==> flow/design.v <==
`timescale 1 ns / 100 ps
module sign_ext_16_32(d, q);
	input [15:0] d;
	output [31:0] q;
	assign q = { {16{d[15]}}, d};
endmodule
`timescale 1ns/1ps
module alu(alucont, rd1, rd2, res, zero);
	input [3:0] alucont;
	input [31:0] rd1;
	input [31:0] rd2;
	output reg [31:0] res;
	output wire zero;
	localparam AND 	= 4'b0000;
	localparam OR 	= 4'b0001;
	localparam ADD 	= 4'b0010;
	localparam SUB 	= 4'b0110;
	localparam SLT 	= 4'b0111;
	localparam NOR 	= 4'b1100;
	always @(*) begin
		case(alucont)
			AND		: begin
				res = rd1 & rd2;
			end
			OR 		: begin
				res = rd1 | rd2;
			end
			ADD 	: begin
				res = rd1 + rd2;
			end
			SUB 	: begin
				res = rd1 - rd2;
			end
			SLT 	: begin
				res = (rd1 < rd2) ? 1 : 0;
			end
			NOR 	: begin
				res = ~(rd1 | rd2);
			end
			default	: begin
				res = 32'b0;
			end
		endcase
	end
	assign zero = ~(|res);
endmodule
`timescale 1ns/1ns
module register_file(clk, ra1, ra2, wa, wd, rd1, rd2, regwrite);
	input clk;
	input [4:0] ra1;
	input [4:0] ra2;
	input [4:0] wa;
	input [31:0] wd;
	output reg [31:0] rd1;
	output reg [31:0] rd2;
	input regwrite;
	reg [31:0] memory [1:31];
	always @(*) begin
		rd1 = (ra1 == 5'd0) ? 32'b0 : memory[ra1];
		rd2 = (ra2 == 5'd0) ? 32'b0 : memory[ra2];
	end
	always @(posedge clk) begin
		if(regwrite && (wa != 5'd0))
			memory[wa] <= wd;	
	end
endmodule
`timescale 1ns/1ns
module single_cycle_mips_32(clk, rst, imem_addr, imem_rdata, dmem_addr,
	dmem_wdata, dmem_we, dmem_rdata);
	input clk;
	input rst;
	output [31:0] imem_addr;
	input [31:0] imem_rdata;
	output [31:0] dmem_addr;
	output [31:0] dmem_wdata;
	output dmem_we;
	input [31:0] dmem_rdata;
	localparam R_TYPE 		= 6'b000000;
	localparam LOAD_WORD 	= 6'b100011;
	localparam STORE_WORD 	= 6'b101011;
	localparam BRANCH_EQ	= 6'b000100;
	localparam JUMP 		= 6'b000010;
	reg RegDst;
	reg Branch;
	reg MemRead;
	reg MemToReg;
	reg [1:0] AluOP;
	reg MemWrite;
	reg ALUSrc;
	reg RegWrite;
	reg Jump;
	wire [31:0] instruction;
	always @(*) begin
		case(instruction[31:26])
			R_TYPE 	: begin
				RegDst <= 1'b1;
				ALUSrc <= 1'b0;
				MemToReg <= 1'b0;
				RegWrite <= 1'b1;
				MemRead <= 1'b0;
				MemWrite <= 1'b0;
				Branch <= 1'b0;
				AluOP <= 2'b10;
				Jump <= 1'b0;
			end
			LOAD_WORD 	: begin
				RegDst <= 1'b0;
				ALUSrc <= 1'b1;
				MemToReg <= 1'b1;
				RegWrite <= 1'b1;
				MemRead <= 1'b1;
				MemWrite <= 1'b0;
				Branch <= 1'b0;
				AluOP <= 2'b00;
				Jump <= 1'b0;
			end
			STORE_WORD 	: begin
				RegDst <= 1'b0;
				ALUSrc <= 1'b1;
				MemToReg <= 1'b0;
				RegWrite <= 1'b0;
				MemRead <= 1'b0;
				MemWrite <= 1'b1; 
				Branch <= 1'b0;
				AluOP <= 2'b00;
				Jump <= 1'b0;
			end
			BRANCH_EQ 	: begin
				RegDst <= 1'b0;
				ALUSrc <= 1'b0;
				MemToReg <= 1'b0;
				RegWrite <= 1'b0;
				MemRead <= 1'b0;
				MemWrite <= 1'b0;
				Branch = 1'b1;
				AluOP <= 2'b01;
				Jump <= 1'b0;
			end
			JUMP 	: begin
				RegDst <= 1'b0;
				ALUSrc <= 1'b0;
				MemToReg <= 1'b0;
				RegWrite <= 1'b0;
				MemRead <= 1'b0;
				MemWrite <= 1'b0;
				Branch = 1'b0;
				AluOP <= 2'b00;
				Jump <= 1'b1;
			end
			default begin
				RegDst <= 1'b0;
				ALUSrc <= 1'b0;
				MemToReg <= 1'b0;
				RegWrite <= 1'b0;
				MemRead <= 1'b0;
				MemWrite <= 1'b0;
				Branch = 1'b0;
				AluOP <= 2'b00;
				Jump <= 1'b0;
			end
		endcase
	end
	wire [31:0] next_instruction;
	reg [31:0] program_counter;
	always @(posedge clk or posedge rst) begin
		if (rst) begin
			program_counter <= 32'b0;
		end
		else begin
			program_counter <= next_instruction;	
		end
	end
	wire [31:0] program_counter_plus_4;
	assign program_counter_plus_4 = program_counter + 4;
	assign imem_addr = program_counter;
	assign instruction = imem_rdata;
	wire [4:0] write_address;
	assign write_address = RegDst ? instruction[15:11] : instruction[20:16];
	wire [31:0] write_data;
	wire [31:0] read_data_1;
	wire [31:0] read_data_2;
	register_file reg_file(
		.clk(clk),
		.ra1(instruction[25:21]),
		.ra2(instruction[20:16]),
		.wa(write_address),
		.wd(write_data),
		.rd1(read_data_1),
		.rd2(read_data_2),
		.regwrite(RegWrite)
		);
	wire [31:0] sign_extended_immediate_16;
	sign_ext_16_32 sign_ext(
		.d(instruction[15:0]),
		.q(sign_extended_immediate_16)
		);
	reg [3:0] alu_control;
	localparam AND 	= 4'b0000;
	localparam OR 	= 4'b0001;
	localparam ADD 	= 4'b0010;
	localparam SUB 	= 4'b0110;
	localparam SLT 	= 4'b0111;
	localparam NOR 	= 4'b1100;
	wire [5:0] funct_control;
	assign funct_control = instruction[5:0];
	always @(*) begin
		if (~AluOP[1] && ~AluOP[0]) begin
			alu_control <= ADD;
		end
		else if (AluOP[0]) begin
			alu_control <= SUB;
		end
		else if(AluOP[1]) begin
			if(funct_control[3:0] == 4'b0000)
				alu_control <= ADD;
			else if(funct_control[3:0] == 4'b0010)
				alu_control <= SUB;
			else if(funct_control[3:0] == 4'b0100)
				alu_control <= AND;
			else if(funct_control[3:0] == 4'b0101)
				alu_control <= OR;
			else if(funct_control[3:0] == 4'b1010)
				alu_control <= SLT;
			else if(funct_control[3:0] == 4'b0111)
				alu_control <= NOR;
			else
				alu_control <= 4'b0000;
		end
		else
			alu_control <= 4'b0000;
	end
	wire [31:0] alu_input_1;
	wire [31:0] alu_input_2;
	wire [31:0] alu_result;
	wire alu_zero;
	assign alu_input_1 = read_data_1;
	assign alu_input_2 = ALUSrc ? sign_extended_immediate_16 : read_data_2;
	alu alu(
		.alucont(alu_control),
		.rd1(alu_input_1),
		.rd2(alu_input_2),
		.res(alu_result),
		.zero(alu_zero)
		);
	wire [31:0] address_calc;
	wire [31:0] immediate_shift_left_2;
	wire PCSrc;
	wire [31:0] pre_jump_inst;
	wire [31:0] jump_address;
	assign jump_address = {program_counter_plus_4[31:28], instruction[25:0], 2'b0};
	assign PCSrc = Branch & alu_zero;
	assign immediate_shift_left_2 = {sign_extended_immediate_16[29:0], 2'b0};
	assign address_calc = program_counter_plus_4 + immediate_shift_left_2;
	assign pre_jump_inst = PCSrc ? address_calc : program_counter_plus_4;
	assign next_instruction = Jump ? jump_address : pre_jump_inst;
	wire [31:0] data_mem_data;
	assign dmem_addr = alu_result;
	assign dmem_wdata = read_data_2;
	assign dmem_we = MemWrite;
	assign data_mem_data = dmem_rdata;
	assign write_data = MemToReg ? data_mem_data : alu_result;
endmodule
# == Reports on single_cycle_mips_32 ==
# The steps from the RTL of single_cycle_mips_32 to its reports follow in flow order.
# Line numbers count from 1 in the design file above.
# Operators: Yosys type, input widths -> output width; for muxes data width and select width s.
# The mark -- stands for no value.
# setup
design,single_cycle_mips_32
clock,clk
lib,sky130hd
lib_corner,tt_025C_1v80

# == Elaborated design ==
# Counts by Yosys on the flattened word-level netlist (proc, flatten, opt, wreduce; memories kept). Register bits leave out memories and registers merged into their read ports (data or address); mux counts leave out enables and synchronous resets folded into registers. Print and check cells are left out. Cells with the same type and inputs are merged into one.
# Yosys's memory passes give these memory sizes; they may raise the number of words (mostly to a power of two), join words into wider ones and drop unused or constant bits.
# op_classes
cmp,1
n_addsub,4
mux,29
eq_ne,14
reduce_and_logical,11
bitwise,7
# ops
cell,n
$mux 32,7
$pmux 32 s6,1
$add 32x32->32,2
$mux 4,9
$add 32x3->32 const B,1
$sub 32x32->32,1
$lt 32x32->1,1
$and 32x32->32,1
$or 32x32->32,1
$not 32->32,1
$reduce_or 32->1,1
$eq 4x3->1 const B,5
$eq 6x6->1 const B,2
$logic_not 5->1,2
$mux 5,2
$mux 1,9
$eq 4x2->1 const B,2
$eq 4x4->1 const B,2
$logic_not 4->1,2
$eq 6x2->1 const B,1
$eq 6x3->1 const B,1
$logic_not 6->1,1
$reduce_bool 5->1,1
$reduce_or 2->1,2
$eq 4x1->1 const B,1
$pmux 2 s2,1
$not 1->1,3
$logic_and 1x1->1,2
$and 1x1->1,1
# bits
word_cells,68
ram_bits,992
memories,1
register_bits,32
# mem_list
memory,words,word_bits,read_ports,wr,line,text
reg_file.memory,31,32,2,1,57,reg [31:0] memory [1:31];

# == Logic depth ==
# Yosys ltp: most cells in a row. Word level: on the elaborated netlist, between registers, memories and ports. Mapped: between sequential cells and ports; inverters and the memories' decode and read muxes count.
# depth
word_depth,17
ABC_AREA,0
ltp_mapped,31
depth_no_buf,24

# == After synthesis ==
# Source: synth_stat.txt of the flow (Yosys; design flattened, memories mapped). It holds for the ABC_AREA given above (unset counts as 0); a run with the other value may have another netlist.
# The area totals of this step are shown rounded.
# types
cell,n
sky130_fd_sc_hd__edfxtp_1,992
sky130_fd_sc_hd__mux4_2,468
sky130_fd_sc_hd__mux2i_1,197
sky130_fd_sc_hd__ha_1,126
sky130_fd_sc_hd__a21oi_1,242
sky130_fd_sc_hd__mux2_2,85
sky130_fd_sc_hd__nor2_1,241
sky130_fd_sc_hd__dfrtp_1,30
sky130_fd_sc_hd__clkbuf_1,194
sky130_fd_sc_hd__xnor2_1,69
sky130_fd_sc_hd__o21ai_0,113
sky130_fd_sc_hd__nand2_1,147
sky130_fd_sc_hd__inv_1,122
sky130_fd_sc_hd__o221ai_1,34
sky130_fd_sc_hd__a221oi_1,33
sky130_fd_sc_hd__a221o_1,25
sky130_fd_sc_hd__a211oi_1,32
sky130_fd_sc_hd__nor3_1,43
# Not listed: further types 68, cells in them 484.
# mapped
buffers,263
synth_area_um2,55300
sequential_area_um2,30500
mapped_cells,3677
ff_cells,1022
# By module: a second synthesis without flattening, with its own total; a netlist apart from the flattened one above.
# hier_totals
hier_cells,4042
hier_area_um2,57000
# Rows give one instance, submodules left out.
# modules
mod,seq_area_um2,n_cells,instances,mod_area_um2
register_file,29800,2601,1,46500
alu,0.0,883,1,5960
single_cycle_mips_32,751,526,1,4330
sign_ext_16_32,0.0,32,1,240

# == Path before layout ==
# OpenSTA on the mapped netlist: ideal clock, no wires. The path of least setup slack (recovery checks aside). Input and output delay are each 20% of the period. Register names are those of the netlist, which keeps one name where synthesis merged equal registers.
# synth_timing
path_kind,input to output
from,input port imem_rdata[21]
to,output port dmem_addr[24]
n_path_buf,5
t_first_pin_ns,2.400
path_slack_ns,1.409
arrival_time_ns,8.191
delay_ns,5.791
period_ns,12.0
in_delay_ns,2.400
t_required_ns,9.600
path_stages,23
synth_period_reached_ns,10.591
# "delay_ns" is the arrival time less input delay plus setup time.
# At an output port there is no setup time.
# "path_stages" counts driving pins, that of a launching flip-flop among them; a cell with two outputs on the path counts twice.
# "synth_period_reached_ns" = period - worst setup slack (recovery checks aside). The figure is calculated, with input and output delays left at 20% of the set period.
# Between the ends stands the longest chain of elaborated cells between them, by number of cells; it is not shown to be the way that was timed. Of several equally long chains one is given.
# Each line given opens the expression or statement behind the cell; cells for indexed reads and writes are added by Yosys, which also makes memories of some case tables.
# A memory read counts as a cell of the chain, while the word-level depth stops at memories.
# synth_via
cell_sequence,sky130_fd_sc_hd__clkbuf_1 sky130_fd_sc_hd__clkbuf_1 sky130_fd_sc_hd__clkbuf_1 sky130_fd_sc_hd__clkbuf_1 sky130_fd_sc_hd__buf_1 sky130_fd_sc_hd__mux2i_1 sky130_fd_sc_hd__o221ai_1 sky130_fd_sc_hd__a221oi_1 sky130_fd_sc_hd__nor2_1 sky130_fd_sc_hd__nand2_1 sky130_fd_sc_hd__inv_1 sky130_fd_sc_hd__ha_1 sky130_fd_sc_hd__fa_1 sky130_fd_sc_hd__a211oi_2 sky130_fd_sc_hd__o211ai_1 sky130_fd_sc_hd__a32oi_1 sky130_fd_sc_hd__nand2_1 sky130_fd_sc_hd__a311o_1 sky130_fd_sc_hd__nand4_1 sky130_fd_sc_hd__a21oi_1 sky130_fd_sc_hd__o311ai_0 sky130_fd_sc_hd__mux2i_1 sky130_fd_sc_hd__o2bb2ai_1
elab_chain_len,5
cells_between,9
classes_between,add/sub: 2; mux: 2; logic: 3; reduce/logical: 1; memory: 1
# synth_rtl
item,line,text
"start, declared",73,input [31:0] imem_rdata;
$mem_v2 31x32,57,reg [31:0] memory [1:31];
$mux 32,59,rd1 = (ra1 == 5'd0) ? 32'b0 : memory[ra1];
$or 32x32->32,38,res = ~(rd1 | rd2);
$not 32->32,38,
$pmux 32 s6,21,case(alucont)
"end, declared",74,output [31:0] dmem_addr;

# == Path in the finished layout ==
# Path of least setup slack in the final report of run 1 (OpenROAD, finished layout, wires in). Where an end is a register, its clock arrival counts in the times.
# layout_timing
path_kind,input to output
from,input port imem_rdata[16]
to,output port dmem_addr[31]
period_ns,11.4
t_first_pin_ns,2.28
t_required_ns,9.12
path_slack_ns,0.18
n_path_buf,4
in_delay_ns,2.28
path_stages,20
arrival_time_ns,8.94
# Between the ends stands the longest chain of elaborated cells between them, by number of cells; it is not shown to be the way that was timed. Of several equally long chains one is given.
# A memory read counts as a cell of the chain, while the word-level depth stops at memories.
# layout_via
cell_sequence,sky130_fd_sc_hd__buf_8 sky130_fd_sc_hd__buf_12 sky130_fd_sc_hd__mux4_2 sky130_fd_sc_hd__mux4_2 sky130_fd_sc_hd__mux2i_1 sky130_fd_sc_hd__nor2_1 sky130_fd_sc_hd__nand2_1 sky130_fd_sc_hd__nand2_1 sky130_fd_sc_hd__ha_1 sky130_fd_sc_hd__clkinv_1 sky130_fd_sc_hd__buf_4 sky130_fd_sc_hd__o31ai_1 sky130_fd_sc_hd__o221ai_1 sky130_fd_sc_hd__a21oi_1 sky130_fd_sc_hd__a21oi_1 sky130_fd_sc_hd__a221oi_1 sky130_fd_sc_hd__xor2_1 sky130_fd_sc_hd__nor2_1 sky130_fd_sc_hd__a211o_1 sky130_fd_sc_hd__clkdlybuf4s50_1
elab_chain_len,6
cells_between,10
classes_between,add/sub: 2; mux: 3; logic: 3; reduce/logical: 1; memory: 1
# layout_rtl
item,line,text
"start, declared",73,input [31:0] imem_rdata;
$mem_v2 31x32,57,reg [31:0] memory [1:31];
$mux 32,60,rd2 = (ra2 == 5'd0) ? 32'b0 : memory[ra2];
$mux 32,237,assign alu_input_2 = ALUSrc ? sign_extended_immediate_16 : read_data_2;
$or 32x32->32,38,res = ~(rd1 | rd2);
$not 32->32,38,
$pmux 32 s6,21,case(alucont)
"end, declared",74,output [31:0] dmem_addr;

# Measured results for single_cycle_mips_32: 4 stored runs of the Yosys and OpenROAD flow on sky130hd. The settings differ; the order carries no meaning. The constraints put input and output delay at 20% of the set period each and load the outputs with 0.01 pF.
# "period_less_ws_ns" = clock period - worst setup slack. The figure is calculated, with input and output delays left at 20% of the set period.
# "timing.worst_path_ns" = time allowed to the worst setup path (clock period - input delay - output delay, where it has them) - its slack; a late launch clock adds to it, a late capture clock takes from it.
# "design_power_uw" is the tool's figure for a default switching activity; nothing was simulated.
# The results are shown rounded.
# Settings: n/a = not set for that run.
item,run 1,run 2,run 3,run 4
CORE_ASPECT_RATIO,0.54,n/a,n/a,n/a
CORE_MARGIN,5,2,9,2
CTS_CLUSTER_SIZE,83,67,67,n/a
GPL_ROUTABILITY_DRIVEN,0,n/a,0,n/a
HOLD_SLACK_MARGIN,0.05,-0.09,-0.09,n/a
SLEW_MARGIN,10,0,0,40
TNS_END_PERCENT,5,n/a,n/a,45
period_ns,11.4,12.0,12.0,9.26
CAP_MARGIN,20,20,30,20
CORE_UTILIZATION,40,40,43,60
CELL_PAD_IN_SITES_GLOBAL_PLACEMENT,n/a,2,1,n/a
MAX_ROUTING_LAYER,n/a,n/a,met4,n/a
CTS_CLUSTER_DIAMETER,n/a,n/a,n/a,36
PLACE_DENSITY_LB_ADDON,n/a,n/a,n/a,0.11
SETUP_SLACK_MARGIN,n/a,n/a,n/a,-0.15
tns_ns,0.000,0.000,0.000,-0.013
period_less_ws_ns,11.224,11.356,11.294,9.273
hold_worst_slack_ns,0.656,0.612,0.609,0.684
post_synth_area_um2,55300,55300,55300,55300
design_power_uw,10400,10400,10400,14900
worst_setup_slack_ns,0.176,0.644,0.706,-0.013
die_footprint_um2,146000,141000,142000,94600
stdcell_area_um2,62700,63600,63300,66800
timing.worst_path_ns,6.66,6.56,6.49,5.57
timing.worst_path_kind,input to output,input to output,input to output,input to output
util_frac,0.456,0.463,0.496,0.73
